==> flow/design.v <==
package axi4_pkg;
    localparam LEN_BITS = 8;
    localparam SIZE_BITS = 3;
    localparam BURST_BITS = 2;
    localparam RESP_BITS = 2;
    typedef bit [LEN_BITS-1:0]  len_t;
    typedef bit [SIZE_BITS-1:0] size_t;
    typedef enum logic [BURST_BITS-1:0] {
        FIXED = 0,
        INCR = 1,
        WRAP = 2
    } burst_t;
    typedef enum logic [RESP_BITS-1:0] {
        OKAY   = 0,
        EXOKAY = 1,
        SLVERR = 2,
        DECERR = 3
    } resp_t;
endpackage
module rtl_sdpram # (
    parameter AWIDTH = 16,
    parameter DWIDTH = 64,
    parameter RAM_STYLE = "auto",
    parameter DOUTB_PIPELINE = 1
) (
    input                   clka,
    input                   ena,
    input  [AWIDTH-1:0]     addra,
    input  [DWIDTH-1:0]     dina,
    input                   clkb,
    input                   enb,
    input  [AWIDTH-1:0]     addrb,
    output [DWIDTH-1:0]     doutb
);
    localparam CASCADE_HEIGHT = 5;
    logic [DWIDTH-1:0]  doutb_int;
    logic [DWIDTH-1:0]  doutb_o;
    logic [DWIDTH-1:0]  memory[2**AWIDTH];
    always_ff @(posedge clka) begin
        if (ena)
            memory[addra] <= dina;
    end
    always_ff @(posedge clkb) begin
        if (enb)
            doutb_int <= memory[addrb];
    end
    if (DOUTB_PIPELINE) begin : gen_doutb_pipeline
        always_ff @(posedge clkb) begin
            doutb_o <= doutb_int;
        end    
    end else begin : gen_doutb_nopipeline
        assign doutb_o = doutb_int;
    end
    assign doutb = doutb_o;
endmodule
module generic_sync_fifo # (
    parameter DWIDTH = 64,
    parameter AWIDTH = 10,
    parameter RAM_STYLE = "auto",
    parameter ALMOST_EMPTY_THRESH = 2,
    parameter ALMOST_FULL_THRESH = 2**AWIDTH-2,
    parameter EARLY_READ = 1,
    parameter OUTPUT_PIPELINE = 0
) (
    input  logic                clk,
    input  logic                rst,
    input  logic                wvalid,
    output logic                wready,
    input  logic [DWIDTH-1:0]   wdata,
    output logic                walmost_full,
    output logic                rvalid,
    input  logic                rready,
    output logic [DWIDTH-1:0]   rdata,
    output logic                ralmost_empty,
    output logic [AWIDTH:0]     data_count
);
    if (ALMOST_EMPTY_THRESH <= 0 || ALMOST_EMPTY_THRESH >= 2**AWIDTH) begin
        $error("ALMOST_EMPTY_THRESH is not valid");
    end
    if (ALMOST_FULL_THRESH <= 0 || ALMOST_FULL_THRESH >= 2**AWIDTH) begin
        $error("ALMOST_FULL_THRESH is not valid");
    end
    logic                       mem_wen;
    logic [AWIDTH:0]            mem_waddr;
    logic [AWIDTH:0]            mem_waddr_next;
    logic                       mem_ren;
    logic [AWIDTH:0]            mem_raddr;
    logic [AWIDTH:0]            mem_raddr_next;
    rtl_sdpram # (
        .AWIDTH(AWIDTH),
        .DWIDTH(DWIDTH),
        .RAM_STYLE(RAM_STYLE),
        .DOUTB_PIPELINE(0)
    ) i_ram (
        .clka(clk),
        .ena(mem_wen),
        .addra(mem_waddr[AWIDTH-1:0]),
        .dina(wdata),
        .clkb(clk),
        .enb(EARLY_READ ? 1'b1 : mem_ren),
        .addrb(EARLY_READ ? mem_raddr_next[AWIDTH-1:0] : mem_raddr[AWIDTH-1:0]),
        .doutb(rdata)
    );
    logic                       wfull;
    assign                      wready = !wfull;
    assign                      mem_wen = wvalid && wready;
    assign                      mem_waddr_next = mem_wen ? mem_waddr + 1'b1 : mem_waddr;
    logic                       rempty;
if (EARLY_READ) begin
    assign                      rvalid = !rempty;
    assign                      mem_ren = rvalid && rready;
end else begin
    always_ff @(posedge clk or posedge rst) begin
        if (rst) begin
            rvalid <= 0;
        end else begin
            if (mem_ren) begin
                rvalid <= 1;
            end else if (rready) begin
                rvalid <= 0;
            end
        end
    end
    assign                      mem_ren = !rempty && !(rvalid && !rready);
end
    assign                      mem_raddr_next = mem_ren ? mem_raddr + 1'b1 : mem_raddr;
    assign                      data_count = mem_waddr - mem_raddr;
    always_ff @(posedge clk or posedge rst) begin
        if (rst) begin
            wfull <= 1;
            walmost_full <= 1;
        end else begin
            wfull <= {~mem_waddr_next[AWIDTH], mem_waddr_next[AWIDTH-1:0]} == mem_raddr;
            walmost_full <= data_count >= ALMOST_FULL_THRESH;  
        end
    end
    always_ff @(posedge clk or posedge rst) begin
        if (rst) begin
            rempty <= 1;
            ralmost_empty <= 1;
        end else begin
            rempty <= mem_waddr == mem_raddr_next;
            ralmost_empty <= data_count < ALMOST_EMPTY_THRESH;
        end
    end
    always_ff @(posedge clk or posedge rst) begin
        if (rst) begin
            mem_waddr <= '0;
            mem_raddr <= '0;
        end else begin
            if (mem_wen) begin
                mem_waddr <= mem_waddr + 1'b1;
            end
            if (mem_ren) begin
                mem_raddr <= mem_raddr + 1'b1;
            end
        end
    end
endmodule
module dmac_addr_gen # (
    parameter int ADDR_WD = 32,
    parameter int MAX_BURST_LEN = 16  
) (
    input [ADDR_WD-1:0]             req_addr,
    input [ADDR_WD-1:0]             req_length,
    input [axi4_pkg::SIZE_BITS-1:0] req_size,
    output [ADDR_WD-1:0]            next_addr,
    output [ADDR_WD-1:0]            next_length,
    output [axi4_pkg::LEN_BITS-1:0] burst_len,
    output                          req_last
);
    wire [ADDR_WD-1:0] aligned_len_bytes = (1 << ($clog2(MAX_BURST_LEN) + req_size)) - (req_addr & ((1 << ($clog2(MAX_BURST_LEN) + req_size)) - 1));
    wire [ADDR_WD-1:0] burst_len_bytes = aligned_len_bytes > req_length ? req_length : aligned_len_bytes;
    wire [ADDR_WD-1:0] aligned_req_addr = req_addr & ~((1 << req_size) - 1);
    wire [ADDR_WD-1:0] burst_len_trans = (req_addr + burst_len_bytes + ((1 << req_size) - 1) - aligned_req_addr) >> req_size;
    assign next_addr = req_addr + aligned_len_bytes;
    assign next_length = req_length - burst_len_bytes;
    assign req_last = next_length == 0;
    assign burst_len = burst_len_trans - 1;
endmodule
module dmac_read_req_gen # (
    parameter int ADDR_WD = 32,
    parameter int DATA_WD = 32,
    parameter int CHANNEL_COUNT = 8,  
    parameter int MAX_BURST_LEN = 16,  
    localparam int STRB_WD = DATA_WD / 8
) (
    input                               clk,
    input                               rst,
    input                               cmd_valid,
    output logic                        cmd_ready,
    input [ADDR_WD-1:0]                 cmd_src_addr,
    input [ADDR_WD-1:0]                 cmd_dst_addr,
    input [1:0]                         cmd_burst,
    input [ADDR_WD-1:0]                 cmd_len,
    input [2:0]                         cmd_size,
    output logic                        rd_req_valid,
    input                               rd_req_ready,
    output [ADDR_WD-1:0]                rd_req_addr,
    output [axi4_pkg::BURST_BITS-1:0]   rd_req_burst,
    output [axi4_pkg::LEN_BITS-1:0]     rd_req_len,
    output [axi4_pkg::SIZE_BITS-1:0]    rd_req_size,
    output                              cmd_out_valid,
    input                               cmd_out_ready,
    output [$clog2(ADDR_WD/8)-1:0]      cmd_out_src_offset,
    output [ADDR_WD-1:0]                cmd_out_dst_addr,
    output [1:0]                        cmd_out_burst,
    output [ADDR_WD-1:0]                cmd_out_len,
    output [2:0]                        cmd_out_size
);
    logic cmd_blocking;
    logic cmd_out_blocking;
    logic rd_req_fired;
    logic cmd_out_fired;
    logic [ADDR_WD-1:0] next_addr;
    logic [ADDR_WD-1:0] next_length;
    logic [axi4_pkg::LEN_BITS-1:0] burst_len;
    logic               req_last;
    logic [ADDR_WD-1:0]                 rd_req_addr_reg;
    logic [ADDR_WD-1:0]                 rd_req_length_reg;
    logic [axi4_pkg::BURST_BITS-1:0]    rd_req_burst_reg;
    logic [axi4_pkg::SIZE_BITS-1:0]     rd_req_size_reg;
    logic                               rd_req_last;
    logic                               rd_req_last_reg;
    dmac_addr_gen # (
        .ADDR_WD(ADDR_WD),
        .MAX_BURST_LEN(MAX_BURST_LEN)  
    ) i_addr_gen (
        .req_addr(rd_req_addr_reg),
        .req_length(rd_req_length_reg),
        .req_size(rd_req_size_reg),
        .next_addr,
        .next_length,
        .burst_len,
        .req_last
    );
    assign cmd_ready = (!rd_req_valid || (rd_req_ready && rd_req_last)) && 
        (( cmd_out_ready) || cmd_out_fired);
    always_ff @(posedge clk or posedge rst) begin
        if (rst) begin
            cmd_blocking <= 0;
        end else begin
            if (cmd_valid && !cmd_ready) begin
                cmd_blocking <= 1;
            end else if (cmd_ready) begin
                cmd_blocking <= 0;
            end
        end
    end
    always_ff @(posedge clk or posedge rst) begin
        if (rst) begin
            cmd_out_blocking <= 0;
        end else begin
            if (cmd_out_valid && !cmd_out_ready) begin
                cmd_out_blocking <= 1;
            end else if (cmd_out_ready) begin
                cmd_out_blocking <= 0;
            end
        end
    end
    always_ff @(posedge clk or posedge rst) begin
        if (rst) begin
            rd_req_fired <= 0;
        end else begin
            if (cmd_valid && cmd_ready) begin
                rd_req_fired <= 0;
            end else if (rd_req_valid && rd_req_ready) begin
                rd_req_fired <= 1;
            end
        end
    end
    always_ff @(posedge clk or posedge rst) begin
        if (rst) begin
            rd_req_addr_reg <= '0;
            rd_req_length_reg <= '0;
            rd_req_burst_reg <= '0;
            rd_req_size_reg <= '0;
            rd_req_last_reg <= 0;
        end else begin
            if (cmd_valid && cmd_ready || cmd_valid && !rd_req_valid && !rd_req_last ) begin
                rd_req_addr_reg   <= cmd_src_addr;
                rd_req_length_reg <= cmd_len;
                rd_req_burst_reg  <= cmd_burst;
                rd_req_size_reg   <= cmd_size;
                rd_req_last_reg       <= req_last;
            end else if (rd_req_valid && rd_req_ready) begin  
                rd_req_addr_reg   <= next_addr;
                rd_req_length_reg <= next_length;
                rd_req_last_reg       <= req_last;
            end
        end
    end
    assign rd_req_last = req_last;
    always_ff @(posedge clk or posedge rst) begin
        if (rst) begin
            rd_req_valid <= 0;
        end else begin
            if (cmd_valid && cmd_ready || cmd_valid && !rd_req_valid && !rd_req_last ) begin
                rd_req_valid <= 1;
            end else if (rd_req_valid  && rd_req_ready && rd_req_last) begin
                rd_req_valid <= 0;
            end
        end
    end
    assign rd_req_addr  = rd_req_addr_reg;
    assign rd_req_burst = rd_req_burst_reg;
    assign rd_req_len   = burst_len;
    assign rd_req_size  = rd_req_size_reg;
    always_ff @(posedge clk or posedge rst) begin
        if (rst) begin
            cmd_out_fired <= 0;
        end else begin
            if (cmd_valid && cmd_ready)
                cmd_out_fired <= 0;
            else if (cmd_out_valid && cmd_out_ready)
                cmd_out_fired <= 1;
        end
    end
    assign cmd_out_valid = cmd_valid && !cmd_out_fired;
    assign cmd_out_src_offset = cmd_src_addr[$clog2(ADDR_WD/8)-1:0];
    assign cmd_out_dst_addr = cmd_dst_addr;
    assign cmd_out_burst = cmd_burst;
    assign cmd_out_len = cmd_len;
    assign cmd_out_size = cmd_size;
endmodule
module dmac_read_initiator # (
    parameter integer ADDR_WD = 32,
    parameter integer DATA_WD = 32,
    parameter int CHANNEL_COUNT = 8,  
    parameter int MAX_BURST_LEN = 16,  
    localparam integer STRB_WD = DATA_WD / 8
) (
    input                               clk,
    input                               rst,
    input                               rd_req_valid,
    output                              rd_req_ready,
    input [ADDR_WD-1:0]                 rd_req_addr,
    input [axi4_pkg::BURST_BITS-1:0]    rd_req_burst,
    input [axi4_pkg::LEN_BITS-1:0]      rd_req_len,
    input [axi4_pkg::SIZE_BITS-1:0]     rd_req_size,
    output logic                        m_axi_arvalid,
    input                               m_axi_arready,
    output logic [ADDR_WD-1:0]          m_axi_araddr,
    output logic [7:0]                  m_axi_arlen,
    output logic [2:0]                  m_axi_arsize,
    output logic [1:0]                  m_axi_arburst
);
    assign m_axi_arvalid = rd_req_valid;
    assign rd_req_ready  = m_axi_arready;
    assign m_axi_araddr  = rd_req_addr;
    assign m_axi_arlen   = rd_req_len;
    assign m_axi_arsize  = rd_req_size;
    assign m_axi_arburst = rd_req_burst;
endmodule
module dmac_read_handler # (
    parameter int ADDR_WD = 32,
    parameter int DATA_WD = 32,
    parameter int CHANNEL_COUNT = 8,  
    parameter int MAX_BURST_LEN = 16,  
    localparam int STRB_WD = DATA_WD / 8
) (
    input                               clk,
    input                               rst,
    output                              data_out_valid,
    input                               data_out_ready,
    output [DATA_WD-1:0]                data_out,
    output                              data_out_last,
    output                              rd_resp_valid,
    input wire                          m_axi_rvalid,
    output wire                         m_axi_rready,
    input wire [DATA_WD-1:0]            m_axi_rdata,
    input wire [1:0]                    m_axi_rresp,
    input wire                          m_axi_rlast
);
    assign data_out_valid = m_axi_rvalid;
    assign m_axi_rready = data_out_ready;
    assign data_out_last = m_axi_rlast;
    assign data_out = m_axi_rdata;
    assign rd_resp_valid = m_axi_rvalid && m_axi_rready && m_axi_rlast;
endmodule
module dmac_read # (
    parameter int ADDR_WD = 32,
    parameter int DATA_WD = 32,
    parameter int CHANNEL_COUNT = 8,  
    parameter int MAX_BURST_LEN = 16,  
    localparam int STRB_WD = DATA_WD / 8
) (
    input                               clk,
    input                               rst,
    input                               cmd_valid,
    output logic                        cmd_ready,
    input [ADDR_WD-1:0]                 cmd_src_addr,
    input [ADDR_WD-1:0]                 cmd_dst_addr,
    input [1:0]                         cmd_burst,
    input [ADDR_WD-1:0]                 cmd_len,
    input [2:0]                         cmd_size,
    output                              cmd_out_valid,
    input                               cmd_out_ready,
    output [$clog2(ADDR_WD/8)-1:0]      cmd_out_src_offset,
    output [ADDR_WD-1:0]                cmd_out_dst_addr,
    output [1:0]                        cmd_out_burst,
    output [ADDR_WD-1:0]                cmd_out_len,
    output [2:0]                        cmd_out_size,
    output                              data_out_valid,
    input                               data_out_ready,
    output [DATA_WD-1:0]                data_out,
    output                              data_out_last,
    output wire                         m_axi_arvalid,
    output wire [ADDR_WD-1:0]           m_axi_araddr,
    output wire [7:0]                   m_axi_arlen,
    output wire [2:0]                   m_axi_arsize,
    output wire [1:0]                   m_axi_arburst,
    input wire                          m_axi_arready,
    input wire                          m_axi_rvalid,
    input wire [DATA_WD-1:0]            m_axi_rdata,
    input wire [1:0]                    m_axi_rresp,
    input wire                          m_axi_rlast,
    output wire                         m_axi_rready
);
    logic                               rd_req_valid;
    logic                               rd_req_ready;
    logic [ADDR_WD-1:0]                 rd_req_addr;
    logic [axi4_pkg::BURST_BITS-1:0]    rd_req_burst;
    logic [axi4_pkg::LEN_BITS-1:0]      rd_req_len;
    logic [axi4_pkg::SIZE_BITS-1:0]     rd_req_size;
    dmac_read_req_gen # (
        .ADDR_WD(ADDR_WD),
        .DATA_WD(DATA_WD),
        .CHANNEL_COUNT(CHANNEL_COUNT),  
        .MAX_BURST_LEN(MAX_BURST_LEN)  
    ) i_req_gen (
        .clk,
        .rst,
        .cmd_valid,
        .cmd_ready,
        .cmd_src_addr,
        .cmd_dst_addr,
        .cmd_burst,
        .cmd_len,
        .cmd_size,
        .rd_req_valid,
        .rd_req_ready,
        .rd_req_addr,
        .rd_req_burst,
        .rd_req_len,
        .rd_req_size,
        .cmd_out_valid,
        .cmd_out_ready,
        .cmd_out_src_offset,
        .cmd_out_dst_addr,
        .cmd_out_burst,
        .cmd_out_len,
        .cmd_out_size
    );
    dmac_read_initiator # (
        .ADDR_WD(ADDR_WD),
        .DATA_WD(DATA_WD),
        .CHANNEL_COUNT(CHANNEL_COUNT),  
        .MAX_BURST_LEN(MAX_BURST_LEN)  
    ) i_initiator (
        .clk,
        .rst,
        .rd_req_valid,
        .rd_req_ready,
        .rd_req_addr,
        .rd_req_burst,
        .rd_req_len,
        .rd_req_size,
        .m_axi_arvalid,
        .m_axi_araddr,
        .m_axi_arlen,
        .m_axi_arsize,
        .m_axi_arburst,
        .m_axi_arready
    );
    dmac_read_handler # (
        .ADDR_WD(ADDR_WD),
        .DATA_WD(DATA_WD),
        .CHANNEL_COUNT(CHANNEL_COUNT),  
        .MAX_BURST_LEN(MAX_BURST_LEN)  
    ) i_handler (
        .clk,
        .rst,
        .data_out_valid,
        .data_out_ready,
        .data_out,
        .data_out_last,
        .rd_resp_valid(),
        .m_axi_rvalid,
        .m_axi_rdata,
        .m_axi_rresp,
        .m_axi_rlast,
        .m_axi_rready
    );
endmodule
module dmac_buffer # (
    parameter int ADDR_WD = 32,
    parameter int DATA_WD = 32,
    parameter int CHANNEL_COUNT = 8,  
    parameter int MAX_BURST_LEN = 16  
) (
    input clk,
    input rst,
    input                           cmd_in_valid,
    output logic                    cmd_in_ready,
    input [$clog2(ADDR_WD/8)-1:0]   cmd_in_src_offset,
    input [ADDR_WD-1:0]             cmd_in_dst_addr,
    input [1:0]                     cmd_in_burst,
    input [ADDR_WD-1:0]             cmd_in_len,
    input [2:0]                     cmd_in_size,
    input                           data_in_valid,
    output                          data_in_ready,
    input [DATA_WD-1:0]             data_in,
    input                           data_in_last,
    output                          cmd_out_valid,
    input                           cmd_out_ready,
    output [$clog2(ADDR_WD/8)-1:0]  cmd_out_src_offset,
    output [ADDR_WD-1:0]            cmd_out_dst_addr,
    output [1:0]                    cmd_out_burst,
    output [ADDR_WD-1:0]            cmd_out_len,
    output [2:0]                    cmd_out_size,
    output                          data_out_valid,
    input                           data_out_ready,
    output [DATA_WD-1:0]            data_out,
    output                          data_out_last
);
    localparam int CMD_WIDTH = $clog2(ADDR_WD/8) + ADDR_WD + 2 + ADDR_WD + 3;
    wire [CMD_WIDTH-1:0] cmd_in = {cmd_in_src_offset, cmd_in_dst_addr, cmd_in_burst, cmd_in_len, cmd_in_size};
    wire [CMD_WIDTH-1:0] cmd_out;
    assign {cmd_out_src_offset, cmd_out_dst_addr, cmd_out_burst, cmd_out_len, cmd_out_size} = cmd_out;
    generic_sync_fifo # (
        .DWIDTH(CMD_WIDTH),
        .AWIDTH(3)
    ) i_cmd_buf (
        .clk,
        .rst,
        .wvalid(cmd_in_valid),
        .wready(cmd_in_ready),
        .wdata (cmd_in),
        .walmost_full(),
        .rvalid(cmd_out_valid),
        .rready(cmd_out_ready),
        .rdata (cmd_out),
        .ralmost_empty(),
        .data_count()
    );
    generic_sync_fifo # (
        .DWIDTH(DATA_WD + 1),
        .AWIDTH($clog2(MAX_BURST_LEN) + 1)
    ) i_data_buf (
        .clk,
        .rst,
        .wvalid(data_in_valid),
        .wready(data_in_ready),
        .wdata ({data_in, data_in_last}),
        .walmost_full(),
        .rvalid(data_out_valid),
        .rready(data_out_ready),
        .rdata ({data_out, data_out_last}),
        .ralmost_empty(),
        .data_count()
    );
endmodule
module dmac_write_req_gen # (
    parameter int ADDR_WD = 32,
    parameter int DATA_WD = 32,
    parameter int CHANNEL_COUNT = 8,  
    parameter int MAX_BURST_LEN = 16,  
    localparam int STRB_WD = DATA_WD / 8
) (
    input                           clk,
    input                           rst,
    input                           cmd_in_valid,
    output logic                    cmd_in_ready,
    input [$clog2(ADDR_WD/8)-1:0]   cmd_in_src_offset,
    input [ADDR_WD-1:0]             cmd_in_dst_addr,
    input [1:0]                     cmd_in_burst,
    input [ADDR_WD-1:0]             cmd_in_len,
    input [2:0]                     cmd_in_size,
    output logic                        wr_req_valid,
    input                               wr_req_ready,
    output [ADDR_WD-1:0]                wr_req_addr,
    output [axi4_pkg::BURST_BITS-1:0]   wr_req_burst,
    output [axi4_pkg::LEN_BITS-1:0]     wr_req_len,
    output [$clog2(ADDR_WD/8)-1:0]      wr_req_data_offset,  
    output [axi4_pkg::SIZE_BITS-1:0]    wr_req_size,
    output                              wr_req_last
);
    logic cmd_blocking;
    logic wr_req_fired;
    logic cmd_out_fired;
    logic [ADDR_WD-1:0] next_addr;
    logic [ADDR_WD-1:0] next_length;
    logic [axi4_pkg::LEN_BITS-1:0] burst_len;
    logic               req_last;
    logic [ADDR_WD-1:0]                 wr_req_addr_reg;
    logic [ADDR_WD-1:0]                 wr_req_length_reg;
    logic [axi4_pkg::BURST_BITS-1:0]    wr_req_burst_reg;
    logic [$clog2(ADDR_WD/8)-1:0]       wr_req_data_offset_reg;
    logic [axi4_pkg::SIZE_BITS-1:0]     wr_req_size_reg;
    dmac_addr_gen # (
        .ADDR_WD(ADDR_WD),
        .MAX_BURST_LEN(MAX_BURST_LEN)  
    ) i_addr_gen (
        .req_addr(wr_req_addr_reg),
        .req_length(wr_req_length_reg),
        .req_size(wr_req_size_reg),
        .next_addr,
        .next_length,
        .burst_len,
        .req_last
    );
    assign cmd_in_ready = (wr_req_ready && wr_req_last) || !wr_req_valid;
    always_ff @(posedge clk or posedge rst) begin
        if (rst) begin
            cmd_blocking <= 0;
        end else begin
            if (cmd_in_valid && !cmd_in_ready) begin
                cmd_blocking <= 1;
            end else if (cmd_in_ready) begin
                cmd_blocking <= 0;
            end
        end
    end
    always_ff @(posedge clk or posedge rst) begin
        if (rst) begin
            wr_req_fired <= 0;
        end else begin
            if (cmd_in_valid && cmd_in_ready) begin
                wr_req_fired <= 0;
            end else if (wr_req_valid && wr_req_ready) begin
                wr_req_fired <= 1;
            end
        end
    end
    always_ff @(posedge clk or posedge rst) begin
        if (rst) begin
            wr_req_addr_reg <= '0;
            wr_req_length_reg <= '0;
            wr_req_burst_reg <= '0;
            wr_req_data_offset_reg <= '0;
            wr_req_size_reg <= '0;
        end else begin
            if (cmd_in_valid && cmd_in_ready || cmd_in_valid && !wr_req_valid ) begin
                wr_req_addr_reg   <= cmd_in_dst_addr;
                wr_req_length_reg <= cmd_in_len;
                wr_req_burst_reg  <= cmd_in_burst;
                wr_req_data_offset_reg <= cmd_in_src_offset;
                wr_req_size_reg   <= cmd_in_size;
            end else if (wr_req_valid && wr_req_ready) begin  
                wr_req_addr_reg   <= next_addr;
                wr_req_length_reg <= next_length;
            end
        end
    end
    assign wr_req_last = req_last;
    always_ff @(posedge clk or posedge rst) begin
        if (rst) begin
            wr_req_valid <= 0;
        end else begin
            if (cmd_in_valid)
                wr_req_valid <= 1;
            else if (wr_req_valid  && wr_req_ready && wr_req_last)
                wr_req_valid <= 0;
        end
    end
    assign wr_req_addr  = wr_req_addr_reg;
    assign wr_req_burst = wr_req_burst_reg;
    assign wr_req_len   = burst_len;
    assign wr_req_data_offset = wr_req_data_offset_reg;
    assign wr_req_size  = wr_req_size_reg;
endmodule
module dmac_write_initiator # (
    parameter int ADDR_WD = 32,
    parameter int DATA_WD = 32,
    parameter int CHANNEL_COUNT = 8,  
    parameter int MAX_BURST_LEN = 16,  
    localparam int STRB_WD = DATA_WD / 8
) (
    input                               clk,
    input                               rst,
    input                               wr_req_valid,
    output                              wr_req_ready,
    input [ADDR_WD-1:0]                 wr_req_addr,
    input [axi4_pkg::BURST_BITS-1:0]    wr_req_burst,
    input [axi4_pkg::LEN_BITS-1:0]      wr_req_len,
    input [$clog2(ADDR_WD/8)-1:0]       wr_req_data_offset,  
    input [axi4_pkg::SIZE_BITS-1:0]     wr_req_size,
    input                               wr_req_last,  
    input                               data_in_valid,
    output logic                        data_in_ready,
    input  [DATA_WD-1:0]                data_in,
    input                               data_in_last,
    output logic                m_axi_awvalid,
    input wire                  m_axi_awready,
    output logic [ADDR_WD-1:0]  m_axi_awaddr,
    output logic [7:0]          m_axi_awlen,
    output logic [2:0]          m_axi_awsize,
    output logic [1:0]          m_axi_awburst,
    output logic                m_axi_wvalid,
    input wire                  m_axi_wready,
    output logic [DATA_WD-1:0]  m_axi_wdata,
    output logic [STRB_WD-1:0]  m_axi_wstrb,
    output logic                m_axi_wlast
);
    localparam MAX_BURST_BYTES = MAX_BURST_LEN * (ADDR_WD / 8);
    logic wr_req_blocking;
    wire  aw_active = m_axi_awvalid;
    logic wr_active;
    always_ff @(posedge clk or posedge rst) begin
        if (rst) begin
            wr_req_blocking <= 0;
        end else begin
            if (wr_req_valid && !wr_req_ready) begin
                wr_req_blocking <= 1;
            end else if (wr_req_ready) begin
                wr_req_blocking <= 0;
            end
        end
    end
    always_ff @(posedge clk or posedge rst) begin
        if(rst) begin
            wr_active <= 0;
        end else begin
            if (wr_req_valid && wr_req_ready) begin
                wr_active <= 1;
            end else if (m_axi_wvalid && m_axi_wready && m_axi_wlast) begin
                wr_active <= 0;
            end
        end
    end
    assign wr_req_ready = !(aw_active && !m_axi_awready) && !(wr_active && !(m_axi_wvalid && m_axi_wready && m_axi_wlast));
    logic               data_in_q_valid;
    logic [DATA_WD-1:0] data_in_q;
    logic [$clog2(ADDR_WD/8):0] data_shift_bytes;
    logic [$clog2(ADDR_WD/8):0] data_shift_bytes_reg;
    wire  wr_delay = wr_req_data_offset > wr_req_addr[$clog2(ADDR_WD/8)-1:0];  
    logic wr_delay_reg;
    wire  wr_delay_all = !wr_req_blocking ? wr_delay : wr_delay_reg;
    logic wr_delay_done;
    assign data_shift_bytes[$clog2(ADDR_WD/8)]     = data_shift_bytes[$clog2(ADDR_WD/8)-1:0] == 0;
    assign data_shift_bytes[$clog2(ADDR_WD/8)-1:0] = wr_req_data_offset - wr_req_addr[$clog2(ADDR_WD/8)-1:0];
    always_ff @(posedge clk or posedge rst) begin
        if(rst) begin
            data_in_q_valid <= 0;
            data_in_q <= '0;
        end else begin
            if (data_in_valid && data_in_ready) begin
                data_in_q_valid <= 1;
            end else if (m_axi_wvalid && m_axi_wready) begin
                data_in_q_valid <= data_in_valid;
            end
            if (data_in_valid && data_in_ready) begin
                data_in_q <= data_in;
            end
        end
    end
    always_ff @(posedge clk or posedge rst) begin
        if (rst) begin
            data_shift_bytes_reg <= '0;
        end else begin
            if (wr_req_valid && !wr_req_blocking) begin
                data_shift_bytes_reg <= data_shift_bytes;
            end
        end
    end
    always_ff @(posedge clk or posedge rst) begin
        if (rst) begin
            wr_delay_reg <= 0;
        end else begin
            if (wr_req_valid && !wr_req_blocking) begin
                wr_delay_reg <= wr_delay;
            end
        end
    end
    always_comb begin
        data_in_ready =   m_axi_wready;
        if (!wr_active || m_axi_wvalid && m_axi_wlast && (m_axi_awvalid && !m_axi_awready)) begin
            data_in_ready = 0;
        end
        if (wr_req_valid && wr_req_ready)
            data_in_ready = 1;
    end
    always_ff @(posedge clk or posedge rst) begin
        if(rst) begin
            m_axi_awvalid <= 0;
            m_axi_awlen <= '0;
            m_axi_awaddr <= '0;
            m_axi_awsize <= '0;
            m_axi_awburst <= '0;
        end else begin
            if (wr_req_valid && wr_req_ready) begin
                m_axi_awvalid <= 1;
                m_axi_awaddr  <= wr_req_addr;
                m_axi_awlen   <= wr_req_len;
                m_axi_awsize  <= wr_req_size;
                m_axi_awburst <= wr_req_burst;
            end else if (m_axi_awready) begin
                m_axi_awvalid <= 0;
            end
        end
    end
    logic [$clog2(MAX_BURST_BYTES)-1:0] wr_counter;
    always_ff @(posedge clk or posedge rst) begin
        if(rst) begin
            wr_counter <= '0;
        end else begin
            if (wr_req_valid && wr_req_ready) begin
                wr_counter <= wr_req_len;
            end else if (m_axi_wvalid && m_axi_wready && !m_axi_wlast) begin
                wr_counter <= wr_counter - 1;
            end
        end
    end
    logic wr_waiting_data;  
    always_ff @(posedge clk or posedge rst) begin
        if (rst) begin
            wr_waiting_data <= 0;
        end else begin
            if (wr_req_valid && wr_req_ready || wr_waiting_data) begin
                wr_waiting_data <= !(data_in_valid && data_in_ready && (wr_delay_all ? data_in_q_valid : 1));
            end
        end
    end
    always_ff @(posedge clk or posedge rst) begin
        if (rst) begin
            m_axi_wvalid <= 0;
        end else begin
            if (wr_req_valid && wr_req_ready || wr_waiting_data) begin
                m_axi_wvalid <= data_in_valid && data_in_ready && (wr_delay_all ? data_in_q_valid : 1);
            end else if (m_axi_wvalid && m_axi_wready && m_axi_wlast) begin
                m_axi_wvalid <= 0;
            end else if (wr_active) begin
                m_axi_wvalid <= (m_axi_wvalid && !m_axi_wready) || (data_in_valid && data_in_ready);
            end
        end
    end
    always_ff @(posedge clk or posedge rst) begin
        if (rst) begin
            m_axi_wstrb <= '0;
        end else begin
            m_axi_wstrb <= '1;
        end
    end
    always_ff @(posedge clk or posedge rst) begin
        if (rst) begin
            m_axi_wlast <= 0;
        end else begin
            if (wr_req_valid && wr_req_ready) begin
                m_axi_wlast <= wr_req_len == 0;
            end else if (m_axi_wvalid && m_axi_wready) begin
                m_axi_wlast <= wr_counter == 1;
            end
        end
    end
    always_ff @(posedge clk) begin
        if (data_in_valid && data_in_ready) begin
            m_axi_wdata <= {data_in, data_in_q} >> ({3'b0, data_shift_bytes_reg} << 3);
        end
    end
endmodule
module dmac_write_handler # (
    parameter int ADDR_WD = 32,
    parameter int DATA_WD = 32,
    parameter int CHANNEL_COUNT = 8,  
    parameter int MAX_BURST_LEN = 16,  
    localparam int STRB_WD = DATA_WD / 8
) (
    input                       clk,
    input                       rst,
    input wire                  m_axi_bvalid,
    input wire [1:0]            m_axi_bresp,
    output wire                 m_axi_bready
);
  assign m_axi_bready = 1;
endmodule
module dmac_write # (
    parameter int ADDR_WD = 32,
    parameter int DATA_WD = 32,
    parameter int CHANNEL_COUNT = 8,  
    parameter int MAX_BURST_LEN = 16,  
    localparam int STRB_WD = DATA_WD / 8
) (
    input                           clk,
    input                           rst,
    input                           cmd_in_valid,
    output logic                    cmd_in_ready,
    input [$clog2(ADDR_WD/8)-1:0]   cmd_in_src_offset,
    input [ADDR_WD-1:0]             cmd_in_dst_addr,
    input [1:0]                     cmd_in_burst,
    input [ADDR_WD-1:0]             cmd_in_len,
    input [2:0]                     cmd_in_size,
    input                           data_in_valid,
    output                          data_in_ready,
    input  [DATA_WD-1:0]            data_in,
    input                           data_in_last,
    output wire                 m_axi_awvalid,
    output wire [ADDR_WD-1:0]   m_axi_awaddr,
    output wire [7:0]           m_axi_awlen,
    output wire [2:0]           m_axi_awsize,
    output wire [1:0]           m_axi_awburst,
    input wire                  m_axi_awready,
    output wire                 m_axi_wvalid,
    output wire [DATA_WD-1:0]   m_axi_wdata,
    output wire [STRB_WD-1:0]   m_axi_wstrb,
    output wire                 m_axi_wlast,
    input wire                  m_axi_wready,
    input wire                  m_axi_bvalid,
    input wire [1:0]            m_axi_bresp,
    output wire                 m_axi_bready
);
    logic                               wr_req_valid;
    logic                               wr_req_ready;
    logic [ADDR_WD-1:0]                 wr_req_addr;
    logic [axi4_pkg::BURST_BITS-1:0]    wr_req_burst;
    logic [axi4_pkg::LEN_BITS-1:0]      wr_req_len;
    logic [$clog2(ADDR_WD/8)-1:0]       wr_req_data_offset;
    logic [axi4_pkg::SIZE_BITS-1:0]     wr_req_size;
    logic                               wr_req_last;
    dmac_write_req_gen # (
        .ADDR_WD(ADDR_WD),
        .DATA_WD(DATA_WD),
        .CHANNEL_COUNT(CHANNEL_COUNT),  
        .MAX_BURST_LEN(MAX_BURST_LEN)  
    ) i_req_gen (
        .clk,
        .rst,
        .cmd_in_valid,
        .cmd_in_ready,
        .cmd_in_src_offset,
        .cmd_in_dst_addr,
        .cmd_in_burst,
        .cmd_in_len,
        .cmd_in_size,
        .wr_req_valid,
        .wr_req_ready,
        .wr_req_addr,
        .wr_req_burst,
        .wr_req_len,
        .wr_req_data_offset,
        .wr_req_size,
        .wr_req_last
    );
    dmac_write_initiator # (
        .ADDR_WD(32),
        .DATA_WD(32),
        .CHANNEL_COUNT(8),  
        .MAX_BURST_LEN(16)  
    ) i_initiator (
        .clk,
        .rst,
        .wr_req_valid,
        .wr_req_ready,
        .wr_req_addr,
        .wr_req_burst,
        .wr_req_len,
        .wr_req_data_offset,
        .wr_req_size,
        .wr_req_last,
        .data_in_valid,
        .data_in_ready,
        .data_in,
        .data_in_last,
        .m_axi_awvalid,
        .m_axi_awaddr,
        .m_axi_awlen,
        .m_axi_awsize,
        .m_axi_awburst,
        .m_axi_awready,
        .m_axi_wvalid,
        .m_axi_wdata,
        .m_axi_wstrb,
        .m_axi_wlast,
        .m_axi_wready
    );
    dmac_write_handler # (
        .ADDR_WD(32),
        .DATA_WD(32),
        .CHANNEL_COUNT(8),  
        .MAX_BURST_LEN(16)  
    ) i_handler (
        .clk,
        .rst,
        .m_axi_bvalid,
        .m_axi_bresp,
        .m_axi_bready
    );
endmodule
module axi_dma_controller #(
    parameter int ADDR_WD = 32,
    parameter int DATA_WD = 32,
    parameter int CHANNEL_COUNT = 8,  
    parameter int MAX_BURST_LEN = 16,  
    localparam int STRB_WD = DATA_WD / 8
) (
    input wire                    clk,
    input wire                    rst,
    input wire                    cmd_valid,
    input wire [ADDR_WD-1:0]      cmd_src_addr,
    input wire [ADDR_WD-1:0]      cmd_dst_addr,
    input wire [1:0]              cmd_burst,
    input wire [ADDR_WD-1:0]      cmd_len,
    input wire [2:0]              cmd_size,
    output wire                   cmd_ready,
    output wire                   M_AXI_ARVALID,
    output wire [ADDR_WD-1:0]     M_AXI_ARADDR,
    output wire [7:0]             M_AXI_ARLEN,
    output wire [2:0]             M_AXI_ARSIZE,
    output wire [1:0]             M_AXI_ARBURST,
    input wire                    M_AXI_ARREADY,
    input wire                    M_AXI_RVALID,
    input wire [DATA_WD-1:0]      M_AXI_RDATA,
    input wire [1:0]              M_AXI_RRESP,
    input wire                    M_AXI_RLAST,
    output wire                   M_AXI_RREADY,
    output wire                   M_AXI_AWVALID,
    output wire [ADDR_WD-1:0]     M_AXI_AWADDR,
    output wire [7:0]             M_AXI_AWLEN,
    output wire [2:0]             M_AXI_AWSIZE,
    output wire [1:0]             M_AXI_AWBURST,
    input wire                    M_AXI_AWREADY,
    output wire                   M_AXI_WVALID,
    output wire [DATA_WD-1:0]     M_AXI_WDATA,
    output wire [STRB_WD-1:0]     M_AXI_WSTRB,
    output wire                   M_AXI_WLAST,
    input wire                    M_AXI_WREADY,
    input wire                    M_AXI_BVALID,
    input wire [1:0]              M_AXI_BRESP,
    output wire                   M_AXI_BREADY
);
    logic                           buf_cmd_in_valid;
    logic                           buf_cmd_in_ready;
    logic [$clog2(ADDR_WD/8)-1:0]   buf_cmd_in_src_offset;
    logic [ADDR_WD-1:0]             buf_cmd_in_dst_addr;
    logic [1:0]                     buf_cmd_in_burst;
    logic [ADDR_WD-1:0]             buf_cmd_in_len;
    logic [2:0]                     buf_cmd_in_size;
    logic                           buf_cmd_out_valid;
    logic                           buf_cmd_out_ready;
    logic [$clog2(ADDR_WD/8)-1:0]   buf_cmd_out_src_offset;
    logic [ADDR_WD-1:0]             buf_cmd_out_dst_addr;
    logic [1:0]                     buf_cmd_out_burst;
    logic [ADDR_WD-1:0]             buf_cmd_out_len;
    logic [2:0]                     buf_cmd_out_size;
    logic                           buf_data_in_valid;
    logic                           buf_data_in_ready;
    logic [DATA_WD-1:0]             buf_data_in;
    logic                           buf_data_in_last;
    logic                           buf_data_out_valid;
    logic                           buf_data_out_ready;
    logic [DATA_WD-1:0]             buf_data_out;
    logic                           buf_data_out_last;
    dmac_read # (
        .ADDR_WD(ADDR_WD),
        .DATA_WD(DATA_WD),
        .CHANNEL_COUNT(CHANNEL_COUNT),  
        .MAX_BURST_LEN(MAX_BURST_LEN)  
    ) i_rd (
        .clk,
        .rst,
        .cmd_valid,
        .cmd_ready,
        .cmd_src_addr,
        .cmd_dst_addr,
        .cmd_burst,
        .cmd_len,
        .cmd_size,
        .cmd_out_valid(buf_cmd_in_valid),
        .cmd_out_ready(buf_cmd_in_ready),
        .cmd_out_src_offset(buf_cmd_in_src_offset),
        .cmd_out_dst_addr(buf_cmd_in_dst_addr),
        .cmd_out_burst(buf_cmd_in_burst),
        .cmd_out_len(buf_cmd_in_len),
        .cmd_out_size(buf_cmd_in_size),
        .data_out_valid(buf_data_in_valid),
        .data_out_ready(buf_data_in_ready),
        .data_out(buf_data_in),
        .data_out_last(buf_data_in_last),
        .m_axi_arvalid(M_AXI_ARVALID),
        .m_axi_araddr(M_AXI_ARADDR),
        .m_axi_arlen(M_AXI_ARLEN),
        .m_axi_arsize(M_AXI_ARSIZE),
        .m_axi_arburst(M_AXI_ARBURST),
        .m_axi_arready(M_AXI_ARREADY),
        .m_axi_rvalid(M_AXI_RVALID),
        .m_axi_rdata(M_AXI_RDATA),
        .m_axi_rresp(M_AXI_RRESP),
        .m_axi_rlast(M_AXI_RLAST),
        .m_axi_rready(M_AXI_RREADY)
    );
    dmac_buffer # (
        .ADDR_WD(ADDR_WD),
        .DATA_WD(DATA_WD),
        .CHANNEL_COUNT(CHANNEL_COUNT)
    ) i_buf(
        .clk,
        .rst,
        .cmd_in_valid(buf_cmd_in_valid),
        .cmd_in_ready(buf_cmd_in_ready),
        .cmd_in_src_offset(buf_cmd_in_src_offset),
        .cmd_in_dst_addr(buf_cmd_in_dst_addr),
        .cmd_in_burst(buf_cmd_in_burst),
        .cmd_in_len(buf_cmd_in_len),
        .cmd_in_size(buf_cmd_in_size),
        .data_in_valid(buf_data_in_valid),
        .data_in_ready(buf_data_in_ready),
        .data_in(buf_data_in),
        .data_in_last(buf_data_in_last),
        .cmd_out_valid(buf_cmd_out_valid),
        .cmd_out_ready(buf_cmd_out_ready),
        .cmd_out_src_offset(buf_cmd_out_src_offset),
        .cmd_out_dst_addr(buf_cmd_out_dst_addr),
        .cmd_out_burst(buf_cmd_out_burst),
        .cmd_out_len(buf_cmd_out_len),
        .cmd_out_size(buf_cmd_out_size),
        .data_out_valid(buf_data_out_valid),
        .data_out_ready(buf_data_out_ready),
        .data_out(buf_data_out),
        .data_out_last(buf_data_out_last)
    );
    dmac_write # (
        .ADDR_WD(ADDR_WD),
        .DATA_WD(DATA_WD),
        .CHANNEL_COUNT(CHANNEL_COUNT),  
        .MAX_BURST_LEN(MAX_BURST_LEN)  
    ) i_wr (
        .clk,
        .rst,
        .cmd_in_valid(buf_cmd_out_valid),
        .cmd_in_ready(buf_cmd_out_ready),
        .cmd_in_src_offset(buf_cmd_out_src_offset),
        .cmd_in_dst_addr(buf_cmd_out_dst_addr),
        .cmd_in_burst(buf_cmd_out_burst),
        .cmd_in_len(buf_cmd_out_len),
        .cmd_in_size(buf_cmd_out_size),
        .data_in_valid(buf_data_out_valid),
        .data_in_ready(buf_data_out_ready),
        .data_in(buf_data_out),
        .data_in_last(buf_data_out_last),
        .m_axi_awvalid(M_AXI_AWVALID),
        .m_axi_awaddr(M_AXI_AWADDR),
        .m_axi_awlen(M_AXI_AWLEN),
        .m_axi_awsize(M_AXI_AWSIZE),
        .m_axi_awburst(M_AXI_AWBURST),
        .m_axi_awready(M_AXI_AWREADY),
        .m_axi_wvalid(M_AXI_WVALID),
        .m_axi_wdata(M_AXI_WDATA),
        .m_axi_wstrb(M_AXI_WSTRB),
        .m_axi_wlast(M_AXI_WLAST),
        .m_axi_wready(M_AXI_WREADY),
        .m_axi_bvalid(M_AXI_BVALID),
        .m_axi_bresp(M_AXI_BRESP),
        .m_axi_bready(M_AXI_BREADY)
    );
    if (ADDR_WD % 8 != 0) $error("ADDR_WD is not multiple of 8");
    if (DATA_WD % 8 != 0) $error("DATA_WD is not multiple of 8");
    if (2 ** $clog2(ADDR_WD / 8) != ADDR_WD / 8) $error("ADDR_WD is not power of 2");
    if (2 ** $clog2(DATA_WD / 8) != DATA_WD / 8) $error("DATA_WD is not power of 2");
    if (2 ** $clog2(MAX_BURST_LEN) != MAX_BURST_LEN) $error("MAX_BURST_LEN is not power of 2");
    if (MAX_BURST_LEN <= 0 || MAX_BURST_LEN > 256)   $error("MAX_BURST_LEN is invalid");
endmodule
--- tool output ---
Step by step through the tools: axi_dma_controller
Module axi_dma_controller before and after one edit of its RTL, step after step.
Lines under "orig" count in the file above, lines under "edited" in the edited file.
"delta": "edited" minus "orig" as printed here. "change_rel_pct": 100 x difference / "orig".
{"block": "design", "top_module": "axi_dma_controller", "clock_port": "clk", "cell_library": "sky130hd", "pvt_corner": "tt_025C_1v80"}

Diff
Unified diff, file above to edited file.
This change comes from a script, not from a designer. The edited design behaves differently; no optimisation was intended.
begin of diff
@@ -175,5 +175,5 @@
     wire [ADDR_WD-1:0] burst_len_trans = (req_addr + burst_len_bytes + ((1 << req_size) - 1) - aligned_req_addr) >> req_size;
     assign next_addr = req_addr + aligned_len_bytes;
-    assign next_length = req_length - burst_len_bytes;
+    assign next_length = req_length ^ burst_len_bytes;
     assign req_last = next_length == 0;
     assign burst_len = burst_len_trans - 1;
end of diff

After elaboration
Counts by Yosys on the flattened word-level netlist (proc, flatten, opt, wreduce; memories kept). Print and check cells are left out. Cells with the same type and inputs are merged into one.
Yosys's memory passes give these memory sizes; they may raise the number of words (mostly to a power of two), join words into wider ones and drop unused or constant bits.
{"block": "bits", "element": "regBits", "orig": 294, "edited": 294, "delta": 0, "change_rel_pct": 0.00}
{"block": "bits", "element": "ramBits", "orig": 1624, "edited": 1624, "delta": 0, "change_rel_pct": 0.00}
{"block": "bits", "element": "clocked_rd_ports_x_width", "orig": 104, "edited": 104, "delta": 0, "change_rel_pct": 0.00}
{"block": "bits", "element": "mem_count", "orig": 2, "edited": 2, "delta": 0, "change_rel_pct": 0.00}
{"block": "bits", "element": "in_bits", "orig": 146, "edited": 146, "delta": 0, "change_rel_pct": 0.00}
{"block": "bits", "element": "output_inout_bits", "orig": 133, "edited": 133, "delta": 0, "change_rel_pct": 0.00}
{"block": "mem_list", "element": "mem_shapes", "orig": "i_buf.i_data_buf.i_ram.memory 32x33 r1 w1; i_buf.i_cmd_buf.i_ram.memory 8x71 r1 w1", "edited": "i_buf.i_data_buf.i_ram.memory 32x33 r1 w1; i_buf.i_cmd_buf.i_ram.memory 8x71 r1 w1"}
{"block": "op_classes", "element": "n_addsub", "orig": 26, "edited": 24, "delta": -2, "change_rel_pct": -7.69}
{"block": "op_classes", "element": "compare", "orig": 3, "edited": 3, "delta": 0, "change_rel_pct": 0.00}
{"block": "op_classes", "element": "equal", "orig": 6, "edited": 6, "delta": 0, "change_rel_pct": 0.00}
{"block": "op_classes", "element": "shifts", "orig": 7, "edited": 7, "delta": 0, "change_rel_pct": 0.00}
{"block": "op_classes", "element": "n_mux", "orig": 45, "edited": 45, "delta": 0, "change_rel_pct": 0.00}
{"block": "op_classes", "element": "n_logic", "orig": 8, "edited": 10, "delta": 2, "change_rel_pct": 25.00}
{"block": "op_classes", "element": "n_reduce_logical", "orig": 69, "edited": 69, "delta": 0, "change_rel_pct": 0.00}
{"block": "op_table", "operator": "subtractor 32 bit", "orig": 6, "edited": 4, "delta": -2, "change_rel_pct": -33.33}
{"block": "op_table", "operator": "XOR 32 bit", "orig": 0, "edited": 2, "delta": 2}
{"block": "op_table", "operator": "logical AND 1 bit", "orig": 27, "edited": 27, "delta": 0, "change_rel_pct": 0.00}
{"block": "op_table", "operator": "2-to-1 mux 1 bit", "orig": 25, "edited": 25, "delta": 0, "change_rel_pct": 0.00}
{"block": "op_table", "operator": "logical NOT 1 bit", "orig": 18, "edited": 18, "delta": 0, "change_rel_pct": 0.00}
{"block": "op_table", "operator": "2-to-1 mux 32 bit", "orig": 10, "edited": 10, "delta": 0, "change_rel_pct": 0.00}
The list need not be complete.

Logic depth
Longest topological path by Yosys (ltp), each cell counted once; first at word level (registers and memories cut), then after technology mapping (sequential cells cut; the memories' decode and read muxes count).
{"block": "logic_depth", "element": "ltp_word", "orig": 15, "edited": 15, "delta": 0, "change_rel_pct": 0.00}
{"block": "logic_depth", "element": "abc_area", "orig": "0", "edited": "0"}
{"block": "logic_depth", "element": "depth_mapped", "orig": 52, "edited": 44, "delta": -8, "change_rel_pct": -15.38}
{"block": "logic_depth", "element": "mapped_depth_nobuf", "orig": 51, "edited": 40, "delta": -11, "change_rel_pct": -21.57}

After synthesis
The flow's flattened synthesis, as Yosys stat reports it; memories are mapped. The netlist is that of the ABC_AREA named above (0 if unset); the other value can give another one.
{"block": "by_type", "cell": "sky130_fd_sc_hd__mux2i_1", "orig": 179, "edited": 507, "delta": 328, "change_rel_pct": 183.24}
{"block": "by_type", "cell": "sky130_fd_sc_hd__mux2_2", "orig": 292, "edited": 74, "delta": -218, "change_rel_pct": -74.66}
{"block": "by_type", "cell": "sky130_fd_sc_hd__a222oi_1", "orig": 210, "edited": 0, "delta": -210, "change_rel_pct": -100.00}
{"block": "by_type", "cell": "sky130_fd_sc_hd__a22oi_1", "orig": 5, "edited": 152, "delta": 147, "change_rel_pct": 2940.00}
{"block": "by_type", "cell": "sky130_fd_sc_hd__a21oi_1", "orig": 273, "edited": 343, "delta": 70, "change_rel_pct": 25.64}
The list need not be complete.
{"block": "mapped", "element": "mapped_cells", "orig": 6355, "edited": 6037, "delta": -318, "change_rel_pct": -5.00}
{"block": "mapped", "element": "area_um2", "orig": 93189.4, "edited": 90244.1, "delta": -2945.3, "change_rel_pct": -3.16}
{"block": "mapped", "element": "seq_area_um2", "orig": 57390.0, "edited": 57390.0, "delta": 0.0, "change_rel_pct": 0.00}
{"block": "mapped", "element": "ffs", "orig": 1989, "edited": 1989, "delta": 0, "change_rel_pct": 0.00}
{"block": "mapped", "element": "buffers", "orig": 374, "edited": 336, "delta": -38, "change_rel_pct": -10.16}
By module: a second synthesis without flattening, with its own total; a netlist apart from the flattened one above.
{"block": "unflattened", "element": "cells_unflattened", "orig": 6637, "edited": 6317, "delta": -320, "change_rel_pct": -4.82}
{"block": "unflattened", "element": "area_unflattened_um2", "orig": 95920.7, "edited": 94389.3, "delta": -1531.4, "change_rel_pct": -1.60}
Each row is one instance without its submodules.
{"block": "modules_orig", "mod": "rtl_sdpram", "n_inst": 1, "cells": 2332, "mod_area_um2": 42144.2, "seq_area_um2": 32701.4}
{"block": "modules_orig", "mod": "rtl_sdpram", "n_inst": 1, "cells": 905, "mod_area_um2": 23481.3, "seq_area_um2": 19188.4}
{"block": "modules_orig", "mod": "dmac_addr_gen", "n_inst": 2, "cells": 1018, "mod_area_um2": 7070.5, "seq_area_um2": 0.0}
orig: Further modules, not shown: 12.
{"block": "modules_edited", "mod": "rtl_sdpram", "n_inst": 1, "cells": 2332, "mod_area_um2": 42144.2, "seq_area_um2": 32701.4}
{"block": "modules_edited", "mod": "rtl_sdpram", "n_inst": 1, "cells": 905, "mod_area_um2": 23481.3, "seq_area_um2": 19188.4}
{"block": "modules_edited", "mod": "dmac_addr_gen", "n_inst": 2, "cells": 858, "mod_area_um2": 6304.8, "seq_area_um2": 0.0}
edited: Further modules, not shown: 12.

Timing after synthesis
OpenSTA on the mapped netlist: ideal clock, no wires. The path of least setup slack (recovery checks aside). Input and output delay are each 20% of the period. Register names are those of the netlist, which keeps one name where synthesis merged equal registers.
{"block": "synth_path", "element": "path_kind", "orig": "reg-to-reg", "edited": "reg-to-output"}
{"block": "synth_path", "element": "startpoint", "orig": "register i_wr.i_req_gen.wr_req_size_reg[0]", "edited": "register i_rd.i_req_gen.rd_req_addr_reg[0]"}
{"block": "synth_path", "element": "endpoint", "orig": "register i_buf.i_cmd_buf.i_ram.doutb_int[38]", "edited": "output M_AXI_ARLEN[7]"}
{"block": "synth_path", "element": "period_ns", "orig": 12.0, "edited": 12.0, "delta": 0.0, "change_rel_pct": 0.00}
{"block": "synth_path", "element": "output_delay_ns", "edited": 2.400}
{"block": "synth_path", "element": "launch_ns", "orig": 0.000, "edited": 0.000, "delta": 0.000}
{"block": "synth_path", "element": "arrival_time_ns", "orig": 11.276, "edited": 8.412, "delta": -2.864, "change_rel_pct": -25.40}
{"block": "synth_path", "element": "t_required_ns", "orig": 11.867, "edited": 9.600, "delta": -2.267, "change_rel_pct": -19.10}
{"block": "synth_path", "element": "path_slack_ns", "orig": 0.591, "edited": 1.188, "delta": 0.597}
{"block": "synth_path", "element": "path_delay_ns", "orig": 11.409, "edited": 8.412, "delta": -2.997, "change_rel_pct": -26.27}
{"block": "synth_path", "element": "stages", "orig": 52, "edited": 38, "delta": -14, "change_rel_pct": -26.92}
{"block": "synth_path", "element": "path_buffers", "orig": 9, "edited": 4, "delta": -5, "change_rel_pct": -55.56}
{"block": "synth_path", "element": "synth_period_reached_ns", "orig": 11.409, "edited": 10.812, "delta": -0.597, "change_rel_pct": -5.23}
"path_delay_ns" = arrival - input delay + setup time.
A path that ends at an output port has no setup time.
"stages" counts driving pins, that of a launching flip-flop among them; a cell with two outputs on the path counts twice.
"synth_period_reached_ns" = period - worst setup slack (recovery checks aside). The figure is calculated, with input and output delays left at 20% of the set period.
The rows between start and end are the longest chain of elaborated cells between them; the timing report does not say that the signal goes this way. Where chains are equally long, one stands for them.
A line is the first line of the expression or statement that the cell stems from. Yosys adds cells for indexed reads and writes and turns some case tables into memories.
A register here has more assigning lines than the two given.
{"block": "synth_between_orig", "elab_chain_cells": 13, "cone_cells": 13, "classes_between": "add/sub: 4; compare: 1; shift: 1; mux: 2; logic: 1; reduce/logical: 4"}
{"block": "synth_rtl_orig", "element": "from (decl)", "line_no": 600, "source": "logic [axi4_pkg::SIZE_BITS-1:0]     wr_req_size_reg;"}
{"block": "synth_rtl_orig", "element": "from (assign)", "line_no": 642, "source": "wr_req_size_reg <= '0;"}
{"block": "synth_rtl_orig", "element": "from (assign)", "line_no": 649, "source": "wr_req_size_reg   <= cmd_in_size;"}
{"block": "synth_rtl_orig", "element": "adder 3 x 3 -> 4 bit", "line_no": 172, "source": "wire [ADDR_WD-1:0] aligned_len_bytes = (1 << ($clog2(MAX_BURST_LEN) + req_size)) - (req_addr & ((1 << ($clog2( ..."}
{"block": "synth_rtl_orig", "element": "left shift 1 x 4 -> 32 bit", "line_no": 172}
{"block": "synth_rtl_orig", "element": "(+10 left out)"}
{"block": "synth_rtl_orig", "element": "2-to-1 mux 4 bit", "line_no": 126, "source": "assign                      mem_raddr_next = mem_ren ? mem_raddr + 1'b1 : mem_raddr;"}
{"block": "synth_rtl_orig", "element": "to (decl)", "line_no": 36, "source": "logic [DWIDTH-1:0]  doutb_int;"}
{"block": "synth_between_edited", "elab_chain_cells": 9, "cone_cells": 10, "cone_lines": 5, "classes_between": "add/sub: 5; compare: 1; shift: 1; mux: 1; logic: 2"}
{"block": "synth_rtl_edited", "element": "from (decl)", "line_no": 219, "source": "logic [ADDR_WD-1:0]                 rd_req_addr_reg;"}
{"block": "synth_rtl_edited", "element": "from (assign)", "line_no": 281, "source": "rd_req_addr_reg   <= cmd_src_addr;"}
{"block": "synth_rtl_edited", "element": "from (assign)", "line_no": 287, "source": "rd_req_addr_reg   <= next_addr;"}
{"block": "synth_rtl_edited", "element": "bitwise AND 32 bit", "line_no": 172, "source": "wire [ADDR_WD-1:0] aligned_len_bytes = (1 << ($clog2(MAX_BURST_LEN) + req_size)) - (req_addr & ((1 << ($clog2( ..."}
{"block": "synth_rtl_edited", "element": "subtractor 32 bit", "line_no": 172}
{"block": "synth_rtl_edited", "element": "(+6 left out)"}
{"block": "synth_rtl_edited", "element": "subtractor 8 x 1 -> 8 bit", "line_no": 179, "source": "assign burst_len = burst_len_trans - 1;"}
{"block": "synth_rtl_edited", "element": "to (decl)", "line_no": 1007, "source": "output wire [7:0]             M_AXI_ARLEN,"}

Worst path after layout
Path of least setup slack in the final report of the runs of pair 1 (OpenROAD, finished layout, wires in). Where an end is a register, its clock arrival counts in the times.
{"block": "layout_path", "element": "path_kind", "orig": "reg-to-output", "edited": "reg-to-output"}
{"block": "layout_path", "element": "startpoint", "orig": "register i_rd.i_req_gen.rd_req_addr_reg[0]", "edited": "register i_rd.i_req_gen.rd_req_addr_reg[4]"}
{"block": "layout_path", "element": "endpoint", "orig": "output cmd_ready", "edited": "output M_AXI_ARLEN[6]"}
{"block": "layout_path", "element": "period_ns", "orig": 12.0, "edited": 12.0, "delta": 0.0, "change_rel_pct": 0.00}
{"block": "layout_path", "element": "output_delay_ns", "orig": 2.40, "edited": 2.40, "delta": 0.00, "change_rel_pct": 0.00}
{"block": "layout_path", "element": "launch_ns", "orig": 0.85, "edited": 0.83, "delta": -0.02, "change_rel_pct": -2.35}
{"block": "layout_path", "element": "arrival_time_ns", "orig": 9.14, "edited": 9.09, "delta": -0.05, "change_rel_pct": -0.55}
{"block": "layout_path", "element": "t_required_ns", "orig": 9.60, "edited": 9.60, "delta": 0.00, "change_rel_pct": 0.00}
{"block": "layout_path", "element": "path_slack_ns", "orig": 0.46, "edited": 0.51, "delta": 0.05}
{"block": "layout_path", "element": "stages", "orig": 48, "edited": 35, "delta": -13, "change_rel_pct": -27.08}
{"block": "layout_path", "element": "path_buffers", "orig": 5, "edited": 1, "delta": -4, "change_rel_pct": -80.00}
The rows between start and end are the longest chain of elaborated cells between them; the timing report does not say that the signal goes this way. Where chains are equally long, one stands for them.
A register here has more assigning lines than the two given.
{"block": "layout_between_orig", "elab_chain_cells": 9, "cone_cells": 9, "cone_lines": 5, "classes_between": "add/sub: 2; compare: 1; mux: 1; logic: 1; reduce/logical: 4"}
{"block": "layout_rtl_orig", "element": "from (decl)", "line_no": 219, "source": "logic [ADDR_WD-1:0]                 rd_req_addr_reg;"}
{"block": "layout_rtl_orig", "element": "from (assign)", "line_no": 281, "source": "rd_req_addr_reg   <= cmd_src_addr;"}
{"block": "layout_rtl_orig", "element": "from (assign)", "line_no": 287, "source": "rd_req_addr_reg   <= next_addr;"}
{"block": "layout_rtl_orig", "element": "bitwise AND 32 bit", "line_no": 172, "source": "wire [ADDR_WD-1:0] aligned_len_bytes = (1 << ($clog2(MAX_BURST_LEN) + req_size)) - (req_addr & ((1 << ($clog2( ..."}
{"block": "layout_rtl_orig", "element": "subtractor 32 bit", "line_no": 172}
{"block": "layout_rtl_orig", "element": "(+6 left out)"}
{"block": "layout_rtl_orig", "element": "logical AND 1 bit", "line_no": 237, "source": "assign cmd_ready = (!rd_req_valid || (rd_req_ready && rd_req_last)) &&"}
{"block": "layout_rtl_orig", "element": "to (decl)", "line_no": 1004, "source": "output wire                   cmd_ready,"}
{"block": "layout_between_edited", "elab_chain_cells": 9, "cone_cells": 10, "cone_lines": 5, "classes_between": "add/sub: 5; compare: 1; shift: 1; mux: 1; logic: 2"}
{"block": "layout_rtl_edited", "element": "from (decl)", "line_no": 219, "source": "logic [ADDR_WD-1:0]                 rd_req_addr_reg;"}
{"block": "layout_rtl_edited", "element": "from (assign)", "line_no": 281, "source": "rd_req_addr_reg   <= cmd_src_addr;"}
{"block": "layout_rtl_edited", "element": "from (assign)", "line_no": 287, "source": "rd_req_addr_reg   <= next_addr;"}
{"block": "layout_rtl_edited", "element": "bitwise AND 32 bit", "line_no": 172, "source": "wire [ADDR_WD-1:0] aligned_len_bytes = (1 << ($clog2(MAX_BURST_LEN) + req_size)) - (req_addr & ((1 << ($clog2( ..."}
{"block": "layout_rtl_edited", "element": "subtractor 32 bit", "line_no": 172}
{"block": "layout_rtl_edited", "element": "(+6 left out)"}
{"block": "layout_rtl_edited", "element": "subtractor 8 x 1 -> 8 bit", "line_no": 179, "source": "assign burst_len = burst_len_trans - 1;"}
{"block": "layout_rtl_edited", "element": "to (decl)", "line_no": 1007, "source": "output wire [7:0]             M_AXI_ARLEN,"}

Layout results
Both versions went through the flow (Yosys, OpenROAD) with the same settings in each pair. Constraints: input delay and output delay 20% of the set period each, output load 0.01 pF.
{"block": "flow_settings_pair_1", "CORE_UTILIZATION": 40, "period_ns": 12.0, "CAP_MARGIN": 20, "CORE_MARGIN": 2, "SLEW_MARGIN": 20}
{"block": "results_pair_1", "element": "ys_area_um2", "orig": 93189.4, "edited": 90244.1, "delta": -2945.3, "change_rel_pct": -3.16}
{"block": "results_pair_1", "element": "die_um2", "orig": 236853.0, "edited": 229427.0, "delta": -7426.0, "change_rel_pct": -3.14}
{"block": "results_pair_1", "element": "finalCellArea_um2", "orig": 107902.0, "edited": 103638.0, "delta": -4264.0, "change_rel_pct": -3.95}
{"block": "results_pair_1", "element": "util_pct", "orig": 46.5, "edited": 46.2, "delta": -0.3}
{"block": "results_pair_1", "element": "ws_setup_ns", "orig": 0.461, "edited": 0.514, "delta": 0.053}
{"block": "results_pair_1", "element": "timing.setup.tns_ns", "orig": 0.000, "edited": 0.000, "delta": 0.000}
{"block": "results_pair_1", "element": "final_hold_ws_ns", "orig": 0.450, "edited": 0.437, "delta": -0.013}
{"block": "results_pair_1", "element": "fin_power_uw", "orig": 32886, "edited": 34608, "delta": 1722, "change_rel_pct": 5.24}
{"block": "results_pair_1", "element": "achievedPeriod_ns", "orig": 11.539, "edited": 11.486, "delta": -0.053, "change_rel_pct": -0.46}
{"block": "flow_settings_pair_2", "CORE_ASPECT_RATIO": 1.09, "CORE_MARGIN": 3, "CORE_UTILIZATION": 45, "CTS_CLUSTER_DIAMETER": 244, "CTS_CLUSTER_SIZE": 51, "GPL_TIMING_DRIVEN": 1, "PLACE_DENSITY_LB_ADDON": 0.12, "SETUP_SLACK_MARGIN": 4.06, "TNS_END_PERCENT": 25, "period_ns": 20.1, "CAP_MARGIN": 20, "SLEW_MARGIN": 20}
{"block": "results_pair_2", "element": "ys_area_um2", "orig": 93189.4, "edited": 90244.1, "delta": -2945.3, "change_rel_pct": -3.16}
{"block": "results_pair_2", "element": "die_um2", "orig": 212588.0, "edited": 205957.0, "delta": -6631.0, "change_rel_pct": -3.12}
{"block": "results_pair_2", "element": "finalCellArea_um2", "orig": 100454.0, "edited": 97612.4, "delta": -2841.6, "change_rel_pct": -2.83}
{"block": "results_pair_2", "element": "util_pct", "orig": 49.0, "edited": 49.3, "delta": 0.3}
{"block": "results_pair_2", "element": "ws_setup_ns", "orig": 4.881, "edited": 5.070, "delta": 0.189}
{"block": "results_pair_2", "element": "timing.setup.tns_ns", "orig": 0.000, "edited": 0.000, "delta": 0.000}
{"block": "results_pair_2", "element": "final_hold_ws_ns", "orig": 0.425, "edited": 0.441, "delta": 0.016}
{"block": "results_pair_2", "element": "achievedPeriod_ns", "orig": 15.219, "edited": 15.030, "delta": -0.189, "change_rel_pct": -1.24}
"achievedPeriod_ns" means the clock period less the worst setup slack. The figure is calculated, with input and output delays left at 20% of the set period.
"fin_power_uw" rests on the timing tool's default activity at the inputs, not on a simulated workload.
--- end ---
